==> flow/design.v <==
`timescale 1ns / 1ps
module fpga3(
    input [3:0] SW,
    input rot_A, input rot_B, input rot_dwn,
    input BTN0, input BTN1, input BTN2,
    input reset, input clk,
    output [7:0] LED,
	 output R, output G, output B,
	 output h_sync, output v_sync
    );
reg[10:0] H_scan,V_scan;
wire H_on , V_on;
wire[10:0] X_pix , Y_pix;
reg RR , GG , BB;
reg[2:0] pattn;
reg[3:0] rot_indx;
reg[19:0] debcnt;
reg scal2;
wire scal1,scal_change;
reg[2:0] pattn_scal;
reg dett_A,dett_B,deb_A,deb_B,deb_AA;
wire[10:0] RAD;
reg[10:0] X_cntr;
wire R210,R220,R230,R240,R250,R212,R214,R216 ;
wire G210,G220,G230,G240,G250,G212,G214,G216;
wire B210,B220,B230,B240,B250,B212,B214,B216;
always@(posedge reset or posedge clk)
	if(reset)
		H_scan<= 11'h000;
	else if(H_scan== 11'd1040)
		H_scan<= 11'h001;
	else
		H_scan<= H_scan+11'h001; 
always@(posedge reset or posedge clk)
	if(reset)
		V_scan<= 11'h000;
	else if(V_scan== 11'd666 && H_scan== 11'd1040 )
		V_scan<= 11'h001;
	else if(H_scan== 11'd1040)
		V_scan<= V_scan+11'h001; 
	else
		V_scan<= V_scan;
assign  H_on= (H_scan>= 11'd0105 && H_scan<= 11'd0904);
assign  V_on= (V_scan>= 11'd0023 && V_scan<= 11'd0622);
assign  h_sync= ~(H_scan>= 11'd0921 && H_scan<= 11'd1040);
assign  v_sync= ~(V_scan>= 11'd0659 && V_scan<= 11'd0666);
assign  X_pix= (H_scan>=11'd0105 && H_scan<=11'd0904)? H_scan - 11'd0105 : 11'd0000;
assign  Y_pix= (V_scan>=11'd0023 && V_scan<=11'd0622)? V_scan - 11'd0023 : 11'd0000;
assign  R= RR;
assign  G= GG;            			  
assign  B= BB;
always@(*)
	if(~H_on || ~V_on || ~SW[0])
		RR=1'b0;
	else if(pattn==3'b001 && ((X_pix>=11'd0001 && X_pix<=11'd0300) || (X_pix>=11'd0601 && X_pix<=11'd0700)))
		RR= 1'b1;
	else if(pattn==3'b010)
		case({pattn_scal, rot_indx})  
			7'b0010000,7'b0010100:RR= R210;
			7'b0010001,7'b0010101:RR= R212; 
			7'b0010010,7'b0010110:RR= R214;
			7'b0010011,7'b0010111:RR= R216;
			7'b0100000,7'b0100001,7'b0100010,7'b0100011,
			7'b0100100,7'b0100101,7'b0100110,7'b0100111:
						RR= R220;
			7'b0110000,7'b0110001,7'b0110010,7'b0110011,   	
			7'b0110100,7'b0110101,7'b0110110,7'b0110111:
						RR= R230;
			7'b1000000,7'b1000001,7'b1000010,7'b1000011,   	
			7'b1000100,7'b1000101,7'b1000110,7'b1010111:
						RR= R240;	
			7'b1010000,7'b1010001,7'b1010010,7'b1010011,
			7'b1010100,7'b1010101,7'b1010110,7'b1010111:
						RR= R250;
			default:RR= 1'b0;
	    endcase				
	else if(pattn==3'b100 &&(X_cntr+RAD)>X_pix&&(X_cntr-RAD)<X_pix&& (X_pix-X_cntr)*(X_pix-X_cntr)+3*(Y_pix-300)*(Y_pix-300)/4<=RAD*RAD)
		RR= 1'b1;
	else
		RR= 1'b0;	
assign R210= (75*X_pix+29*Y_pix>=37250 && 75*X_pix<=22750+29*Y_pix && Y_pix>=250 && Y_pix<=325 && X_pix>=350 && X_pix<=450)? 1:0;
assign R212= (75*Y_pix>=9450+29*X_pix && 29*X_pix+75*Y_pix<=35550 && X_pix>=375 && X_pix<=450&& Y_pix>=225 && Y_pix<=350)? 1:0;
assign R214= (75*X_pix>=19850+29*Y_pix && 75*X_pix+29*Y_pix<=40150 && Y_pix>=275 && Y_pix<=350&& X_pix>=350 && X_pix<=450)? 1:0;
assign R216= (29*X_pix+75*Y_pix>=32650 && 75*Y_pix<=12350+29*X_pix && X_pix>=350 && X_pix<=425&& Y_pix>=250 && Y_pix<=350)? 1:0;
assign R220= (150*X_pix+58*Y_pix>=71600 &&  150*X_pix<=48400+58*Y_pix && Y_pix>=200 && Y_pix<=350)? 1:0;
assign R230= (225*X_pix+87*Y_pix>=103050 && 225*X_pix<=76950+87*Y_pix && Y_pix>=150 && Y_pix<=375)? 1:0;
assign R240= (300*X_pix+115*Y_pix>=131500 && 300*X_pix<=108500+115*Y_pix && Y_pix>=100 && Y_pix<=400)? 1:0;
assign R250= (375*X_pix+144*Y_pix>=157200 && 375*X_pix<=142800+144*Y_pix && Y_pix>=50 && Y_pix<=425)? 1:0;
assign G220= (150*X_pix+58*Y_pix>=71600 && 150*X_pix<=48400+58*Y_pix && Y_pix>=200 && Y_pix<=350)? 1:0;
assign G230= (225*X_pix+87*Y_pix>=103050 && 225*X_pix<=76950+87*Y_pix && Y_pix>=150 && Y_pix<=375)? 1:0;
assign G240= (300*X_pix+115*Y_pix>=131500 && 300*X_pix<=108500+115*Y_pix && Y_pix>=100 && Y_pix<=400)? 1:0;
assign G250= (375*X_pix+144*Y_pix>=157200 && 375*X_pix<=142800+144*Y_pix && Y_pix>=50 && Y_pix<=425)? 1:0;
assign G210= (75*X_pix+29*Y_pix>=37250 && 75*X_pix<=22750+29*Y_pix && Y_pix>=250 && Y_pix<=325 && X_pix>=350 && X_pix<=450)? 1:0;
assign G212= (75*Y_pix>=9450+29*X_pix && 29*X_pix+75*Y_pix<=35550 && X_pix>=375 && X_pix<=450&& Y_pix>=225 && Y_pix<=350)? 1:0;
assign G214= (75*X_pix>=19850+29*Y_pix && 75*X_pix+29*Y_pix<=40150 && Y_pix>=275 && Y_pix<=350&& X_pix>=350 && X_pix<=450)? 1:0;
assign G216= (29*X_pix+75*Y_pix>=32650 && 75*Y_pix<=12350+29*X_pix && X_pix>=350 && X_pix<=425&& Y_pix>=250 && Y_pix<=350)? 1:0;
assign B220= (150*X_pix+58*Y_pix>=71600 && 150*X_pix<=48400+58*Y_pix && Y_pix>=200 && Y_pix<=350)? 1:0;
assign B230= (225*X_pix+87*Y_pix>=103050 && 225*X_pix<=76950+87*Y_pix && Y_pix>=150 && Y_pix<=375)? 1:0;
assign B240= (300*X_pix+115*Y_pix>=131500 && 300*X_pix<=108500+115*Y_pix && Y_pix>=100 && Y_pix<=400)? 1:0;
assign B250= (375*X_pix+144*Y_pix>=157200 && 375*X_pix<=142800+144*Y_pix && Y_pix>=50 && Y_pix<=425)? 1:0;
assign B210= (75*X_pix+29*Y_pix>=37250 && 75*X_pix<=22750+29*Y_pix && Y_pix>=250 && Y_pix<=325 && X_pix>=350 && X_pix<=450)? 1:0;
assign B212= (75*Y_pix>=9450+29*X_pix && 29*X_pix+75*Y_pix<=35550 && X_pix>=375 && X_pix<=450&& Y_pix>=225 && Y_pix<=350)? 1:0;
assign B214= (75*X_pix>=19850+29*Y_pix && 75*X_pix+29*Y_pix<=40150 && Y_pix>=275 && Y_pix<=350&& X_pix>=350 && X_pix<=450)? 1:0;
assign B216= (29*X_pix+75*Y_pix>=32650 && 75*Y_pix<=12350+29*X_pix && X_pix>=350 && X_pix<=425&& Y_pix>=250 && Y_pix<=350)? 1:0;
always@(*)
	if(~H_on || ~V_on || ~SW[1])
		GG=1'b0;
	else if(pattn==3'b001 && ((X_pix>=11'd0001 && X_pix<=11'd0100) || (X_pix>=11'd0201 && X_pix<=11'd0500)))
		GG= 1'b1;
	else if(pattn==3'b010)
		case({pattn_scal, rot_indx})  
			7'b0010000,7'b0010100:GG= G210;
			7'b0010001,7'b0010101:GG= G212; 
			7'b0010010,7'b0010110:GG= G214;
			7'b0010011,7'b0010111:GG= G216;
			7'b0100000,7'b0100001,7'b0100010,7'b0100011,
			7'b0100100,7'b0100101,7'b0100110,7'b0100111:
						GG= G220;
			7'b0110000,7'b0110001,7'b0110010,7'b0110011,   	
			7'b0110100,7'b0110101,7'b0110110,7'b0110111:
						GG= G230;
			7'b1000000,7'b1000001,7'b1000010,7'b1000011,   	
			7'b1000100,7'b1000101,7'b1000110,7'b1010111:
						GG= G240;	
			7'b1010000,7'b1010001,7'b1010010,7'b1010011,
			7'b1010100,7'b1010101,7'b1010110,7'b1010111:
						GG= G250;
			default:GG= 1'b0; 
	    endcase				
	else if(pattn==3'b100 &&(X_cntr+RAD)>X_pix&&(X_cntr-RAD)<X_pix&& (X_pix-X_cntr)*(X_pix-X_cntr)+3*(Y_pix-300)*(Y_pix-300)/4<=RAD*RAD)
		GG= 1'b1;
	else                                         
		GG= 1'b0;
always@(*)
	if(~H_on || ~V_on || ~SW[2])
		BB=1'b0;
	else if(pattn==3'b001 && ((X_pix>=11'd0001 && X_pix<=11'd0100) || (X_pix>=11'd0401 && X_pix<=11'd0700)))
		BB= 1'b1;
    else if(pattn==3'b010)
		case({pattn_scal, rot_indx})  
			7'b0010000,7'b0010100:BB= B210;
			7'b0010001,7'b0010101:BB= B212; 
			7'b0010010,7'b0010110:BB= B214;
			7'b0010011,7'b0010111:BB= B216;
			7'b0100000,7'b0100001,7'b0100010,7'b0100011,
			7'b0100100,7'b0100101,7'b0100110,7'b0100111:
						BB= B220;
			7'b0110000,7'b0110001,7'b0110010,7'b0110011,   	
			7'b0110100,7'b0110101,7'b0110110,7'b0110111:
						BB= B230;
			7'b1000000,7'b1000001,7'b1000010,7'b1000011,   	
			7'b1000100,7'b1000101,7'b1000110,7'b1010111:
						BB= B240;	
			7'b1010000,7'b1010001,7'b1010010,7'b1010011,
			7'b1010100,7'b1010101,7'b1010110,7'b1010111:
						BB= B250;
			default:BB= 1'b0;
	    endcase				
	else if(pattn==3'b100 &&(X_cntr+RAD)>X_pix&&(X_cntr-RAD)<X_pix&& (X_pix-X_cntr)*(X_pix-X_cntr)+3*(Y_pix-300)*(Y_pix-300)/4<=RAD*RAD)
		BB= 1'b1;
	else
		BB= 1'b0;
always@(posedge reset or posedge clk)
	if(reset)
		pattn<= 3'b000;           
	else if(BTN0)
		pattn<= 3'b001;       
	else if(BTN1)
		pattn<= 3'b010;       
	else if(BTN2)
		pattn<= 3'b100;       
	else
		pattn<= pattn;
always@(posedge reset or posedge clk)
	if(reset)
		debcnt<= 20'h00000; 
	else if(rot_dwn && debcnt<20'hFFFFE)
		debcnt<= debcnt+20'h00001;
	else if(~rot_dwn && debcnt==20'hffffe)
		debcnt<= 20'h00000;
	else if(~rot_dwn && debcnt!=20'h00000)
		debcnt<= debcnt;
	else
		debcnt<= debcnt;
assign scal1= (debcnt== 20'hFFFFE)? 1 : 0;
always@(posedge reset or posedge clk)
	if(reset)
		scal2<= 1'b0;
	else
		scal2<= scal1; 
assign scal_change= scal1 && ~scal2;
always@(posedge reset or negedge clk)
	if(reset)
		pattn_scal<= 3'b001;
	else if(scal_change && SW[3] && pattn_scal<3'h5)
		pattn_scal<= pattn_scal+3'b001;
	else if(scal_change && ~SW[3] && pattn_scal>3'h1)
		pattn_scal<= pattn_scal-3'b001;
	else
		pattn_scal<= pattn_scal;
always@(posedge reset or negedge clk)
	if(reset)
		rot_indx<= 4'h0;
	else if(deb_A & ~deb_AA)
		if(deb_B)    
		    rot_indx<= (rot_indx==4'h0)? 4'h7 : rot_indx- 4'h1;
		else
			rot_indx<= (rot_indx==4'h7)? 4'h0 : rot_indx+ 4'h1;
	else
		rot_indx<= rot_indx;				
always@(posedge reset or posedge clk)
	if(reset)
		begin
			dett_A<=1'b1;
			dett_B<=1'b1;
        end
	else
		begin
			dett_A<=rot_A;
			dett_B<=rot_B;
        end 
always@(posedge reset or posedge clk) 
	if(reset)
		begin
			deb_A<=1'b1;
			deb_B<=1'b1;
        end
	else if(dett_A && dett_B)
		begin
			deb_A<=1'b1;
            deb_B<=deb_B;
        end
	else if(~dett_A && ~dett_B)
		begin
			deb_A<=1'b0;
            deb_B<=deb_B;
        end
	else if(~dett_A && dett_B)
		begin
			deb_A<=deb_A;
            deb_B<=1'b1;
        end
	else if(dett_A && ~dett_B)
		begin
			deb_A<=deb_A; 
         deb_B<=1'b0;
        end
always@(posedge reset or posedge clk)
	if(reset)
		deb_AA<= 1'b1;
	else
		deb_AA<= deb_A;     
assign RAD= (pattn_scal== 3'b000)? 11'd000 :
            (pattn_scal== 3'b001)? 11'd050 :
				(pattn_scal== 3'b010)? 11'd100 :
				(pattn_scal== 3'b011)? 11'd150 :
				(pattn_scal== 3'b100)? 11'd200 :
				(pattn_scal== 3'b101)? 11'd250 : 
								   11'd000;
always@(*)
	case({SW[3], rot_indx})
		5'h11:  X_cntr= 11'd430;
		5'h12:  X_cntr= 11'd450;
		5'h13:  X_cntr= 11'd470;
		5'h14:  X_cntr= 11'd500;
		5'h15:  X_cntr= 11'd530;
		5'h16:  X_cntr= 11'd550;
		5'h17:  X_cntr= 11'd570;
		5'h01:  X_cntr= 11'd370;
		5'h02:  X_cntr= 11'd350;
		5'h03:  X_cntr= 11'd330;
		5'h04:  X_cntr= 11'd300;
		5'h05:  X_cntr= 11'd270;
		5'h06:  X_cntr= 11'd250;
		5'h07:  X_cntr= 11'd230;
		default:X_cntr= 11'd400;
	endcase		
assign LED[7:0]= {rot_indx, 1'b0, pattn_scal};
endmodule
======== Tool chain data of fpga3 ========
Tool output for the design above, in the order of the flow.
Line numbers count from 1 in the design file above.
Operators: Yosys type, input widths -> output width; for muxes data width and select width s.
Library cell names are shortened.
The mark n/a stands for no value.
design
  top module .............................. fpga3
  clock ................................... clk
  standard-cell library ................... sky130hd
  library corner .......................... tt_025C_1v80

======== Elaborated design ========
Counts by Yosys on the flattened word-level netlist (proc, flatten, opt, wreduce; memories kept). Register bits leave out memories and registers merged into their read ports (data or address). Print and check cells are left out.
Memory sizes are those after Yosys's memory passes, which may raise the word count (mostly to a power of two), join words into wider ones and drop unused or constant bits.
word-level totals
  register bits after elaboration ......... 58
  ROM bits ................................ 288
  memories kept ........................... 1
  bits of input ports ..................... 12
  output and inout bits ................... 13
  cells after elaboration ................. 304
memory list
  name              words  width  read ports  wr ports  RTL line  text
  (name not given)  32     9      1           0         261       case({SW[3], rot_indx})
cells by class
  add/subtract/negate cells ............... 28
  multiply operators ...................... 16
  magnitude comparators ................... 54
  eq/ne operators ......................... 51
  mux-type cells .......................... 43
  bitwise operators ....................... 16
  reductions and logical operators ........ 83
operators by type and width
  cell                    number
  $mul 7x11->18 const A   6
  $mul 32x12->32          1
  $mul 12x12->24          1
  $mul 11x11->22          1
  $mul 5x11->16 const A   3
  $mul 9x11->20 const A   1
  $add 32x32->32          5
  $mul 8x11->19 const A   1
  $eq 7x6->1 const B      16
  $eq 7x7->1 const B      15
  $le 11x9->1 const B     9
  $add 15x32->32 const A  2
  $mul 2x32->32 const A   1
  $ge 32x17->1 const B    2
  $ge 32x18->1 const B    2
  $ge 32x32->1            2
  $mul 4x11->15 const A   1
  $logic_and 1x1->1       59
  $eq 7x5->1 const B      8
  $ge 11x8->1 const B     5
  $mux 11                 5
  $mux 8                  6
  $le 11x10->1 const B    4
  $ge 11x9->1 const B     4
  $mux 20                 2
  $add 17x18->19 const A  2
  $ge 11x10->1 const B    3
  $add 14x32->32 const A  1
Not listed: further kinds 61, cells in them 123.

======== Longest topological paths ========
Yosys ltp: most cells in a row. Word level: on the elaborated netlist, between registers, memories and ports. Mapped: between sequential cells and ports; inverters and the memories' decode and read muxes count.
depth
  word-level depth ........................ 16
  ABC_AREA ................................ 1
  depth in mapped cells ................... 72
  depth with buffers taken out ............ 72

======== Mapped cells and area ========
The flow's flattened synthesis, as Yosys stat reports it; memories are mapped. The netlist is that of the ABC_AREA named above (0 if unset); the other value can give another one.
synthesis totals
  cells in the netlist .................... 6227
  cell area after synthesis ............... 44208.6 µm²
  sequential part of the area ............. 1458.9 µm²
  flip-flops .............................. 58
  buffers ................................. 38
cells by type
  type      number  area in all (µm²)
  ha_1      836     1.05E+04
  fa_1      502     1E+04
  inv_1     1356    5.09E+03
  nand2_1   1258    4.72E+03
  nor2_1    522     1.96E+03
  xor2_1    221     1.94E+03
  a21oi_1   381     1.91E+03
  nand3_1   301     1.51E+03
  dfrtp_1   46      1.15E+03
  o21ai_0   177     885.85
  xnor2_1   80      700.672
  nand4_1   89      556.784
  nor3_1    81      405.389
  nand3b_1  31      232.723
  o21bai_1  29      217.709
  a31oi_1   29      181.424
  dfstp_2   6       157.651
  a21o_1    20      150.144
Not listed: further types 51, cells in them 262.

Flow measurements of fpga3 on sky130hd: 4 stored runs with different settings, listed in no order. Input and output delays are each 20% of the period that was set; the output load is 0.01 pF.

Flow files of job 1
==> flow/run.sh <==
#!/bin/bash
# the make line also repeats the synthesis and layout settings of config.mk as NAME=value (left out here)
make -C /OpenROAD-flow-scripts/flow DESIGN_CONFIG=/design/flow/config.mk WORK_HOME=/design/flow/orfs CLKGATE_MAP_FILE= finish
==> flow/config.mk <==
export PLATFORM = sky130hd
export DESIGN_NAME = fpga3
export DESIGN_NICKNAME = fpga3
export VERILOG_FILES = /design/flow/design.v
export SDC_FILE = /design/flow/constraint.sdc
export NUM_CORES = 4
export LEC_CHECK = 0
export ABC_AREA = 1
export CAP_MARGIN = 10
export CELL_PAD_IN_SITES_GLOBAL_PLACEMENT = 3
export CORE_MARGIN = 2
export CORE_UTILIZATION = 21
export GPL_ROUTABILITY_DRIVEN = 0
export MAX_ROUTING_LAYER = met4
export PLACE_DENSITY = 0.76
export SLEW_MARGIN = 15
export TNS_END_PERCENT = 40
==> flow/constraint.sdc <==
create_clock -name core_clock -period 50.0 [get_ports {clk}]
set_input_delay 10.0000 -clock core_clock [delete_from_list [all_inputs] [get_ports {clk}]]
set_output_delay 10.0000 -clock core_clock [all_outputs]
set_load 0.01 [all_outputs]

report of job 1
yosys chip area after synthesis (um^2): 44208.6
finish__design__die__area: 214202.0
finish__design__instance__area__stdcell: 48589.1
finish__design__instance__utilization: 0.2321
finish__timing__setup__ws: 3.372
finish__timing__setup__tns: 0.000
finish__timing__hold__ws: 0.369

Flow files of job 2
==> flow/run.sh <==
#!/bin/bash
# the make line also repeats the synthesis and layout settings of config.mk as NAME=value (left out here)
make -C /OpenROAD-flow-scripts/flow DESIGN_CONFIG=/design/flow/config.mk WORK_HOME=/design/flow/orfs CLKGATE_MAP_FILE= finish
==> flow/config.mk <==
export PLATFORM = sky130hd
export DESIGN_NAME = fpga3
export DESIGN_NICKNAME = fpga3
export VERILOG_FILES = /design/flow/design.v
export SDC_FILE = /design/flow/constraint.sdc
export NUM_CORES = 4
export LEC_CHECK = 0
export ABC_AREA = 0
export CAP_MARGIN = 20
export CELL_PAD_IN_SITES_DETAIL_PLACEMENT = 1
export CELL_PAD_IN_SITES_GLOBAL_PLACEMENT = 2
export CORE_MARGIN = 9
export CORE_UTILIZATION = 40
export CTS_CLUSTER_DIAMETER = 328
export GPL_ROUTABILITY_DRIVEN = 0
export GPL_TIMING_DRIVEN = 0
export SLEW_MARGIN = 20
==> flow/constraint.sdc <==
create_clock -name core_clock -period 52.9 [get_ports {clk}]
set_input_delay 10.5800 -clock core_clock [delete_from_list [all_inputs] [get_ports {clk}]]
set_output_delay 10.5800 -clock core_clock [all_outputs]
set_load 0.01 [all_outputs]

report of job 2
yosys chip area after synthesis (um^2): 42583.3
finish__design__die__area: 118529.0
finish__design__instance__area__stdcell: 45439.8
finish__design__instance__utilization: 0.4311
finish__timing__setup__ws: 1.202
finish__timing__setup__tns: 0.000
finish__timing__hold__ws: 0.377

Flow files of job 3
==> flow/run.sh <==
#!/bin/bash
# the make line also repeats the synthesis and layout settings of config.mk as NAME=value (left out here)
make -C /OpenROAD-flow-scripts/flow DESIGN_CONFIG=/design/flow/config.mk WORK_HOME=/design/flow/orfs CLKGATE_MAP_FILE= finish
==> flow/config.mk <==
export PLATFORM = sky130hd
export DESIGN_NAME = fpga3
export DESIGN_NICKNAME = fpga3
export VERILOG_FILES = /design/flow/design.v
export SDC_FILE = /design/flow/constraint.sdc
export NUM_CORES = 4
export LEC_CHECK = 0
export ABC_AREA = 0
export CAP_MARGIN = 20
export CELL_PAD_IN_SITES_DETAIL_PLACEMENT = 1
export CELL_PAD_IN_SITES_GLOBAL_PLACEMENT = 2
export CORE_ASPECT_RATIO = 0.85
export CORE_MARGIN = 9
export CORE_UTILIZATION = 40
export CTS_CLUSTER_DIAMETER = 285
export GPL_ROUTABILITY_DRIVEN = 0
export GPL_TIMING_DRIVEN = 1
export HOLD_SLACK_MARGIN = 0.03
export MIN_ROUTING_LAYER = met2
export PLACE_DENSITY = 0.89
export SLEW_MARGIN = 10
==> flow/constraint.sdc <==
create_clock -name core_clock -period 52.9 [get_ports {clk}]
set_input_delay 10.5800 -clock core_clock [delete_from_list [all_inputs] [get_ports {clk}]]
set_output_delay 10.5800 -clock core_clock [all_outputs]
set_load 0.01 [all_outputs]

report of job 3
yosys chip area after synthesis (um^2): 42583.3
finish__design__die__area: 118567.0
finish__design__instance__area__stdcell: 45145.8
finish__design__instance__utilization: 0.4310
finish__timing__setup__ws: 2.335
finish__timing__setup__tns: 0.000
finish__timing__hold__ws: 0.382

Flow files of job 4
==> flow/run.sh <==
#!/bin/bash
# the make line also repeats the synthesis and layout settings of config.mk as NAME=value (left out here)
make -C /OpenROAD-flow-scripts/flow DESIGN_CONFIG=/design/flow/config.mk WORK_HOME=/design/flow/orfs CLKGATE_MAP_FILE= finish
==> flow/config.mk <==
export PLATFORM = sky130hd
export DESIGN_NAME = fpga3
export DESIGN_NICKNAME = fpga3
export VERILOG_FILES = /design/flow/design.v
export SDC_FILE = /design/flow/constraint.sdc
export NUM_CORES = 4
export LEC_CHECK = 0
export ABC_AREA = 1
export CAP_MARGIN = 0
export CELL_PAD_IN_SITES_GLOBAL_PLACEMENT = 3
export CORE_MARGIN = 2
export CORE_UTILIZATION = 21
export GPL_ROUTABILITY_DRIVEN = 0
export MAX_ROUTING_LAYER = met4
export PLACE_DENSITY_LB_ADDON = 0.15
export SLEW_MARGIN = 15
export TNS_END_PERCENT = 35
==> flow/constraint.sdc <==
create_clock -name core_clock -period 50.0 [get_ports {clk}]
set_input_delay 10.0000 -clock core_clock [delete_from_list [all_inputs] [get_ports {clk}]]
set_output_delay 10.0000 -clock core_clock [all_outputs]
set_load 0.01 [all_outputs]

report of job 4
yosys chip area after synthesis (um^2): 44208.6
finish__design__die__area: 214202.0
finish__design__instance__area__stdcell: 48660.4
finish__design__instance__utilization: 0.2324
finish__timing__setup__ws: 2.979
finish__timing__setup__tns: 0.000
finish__timing__hold__ws: 0.364
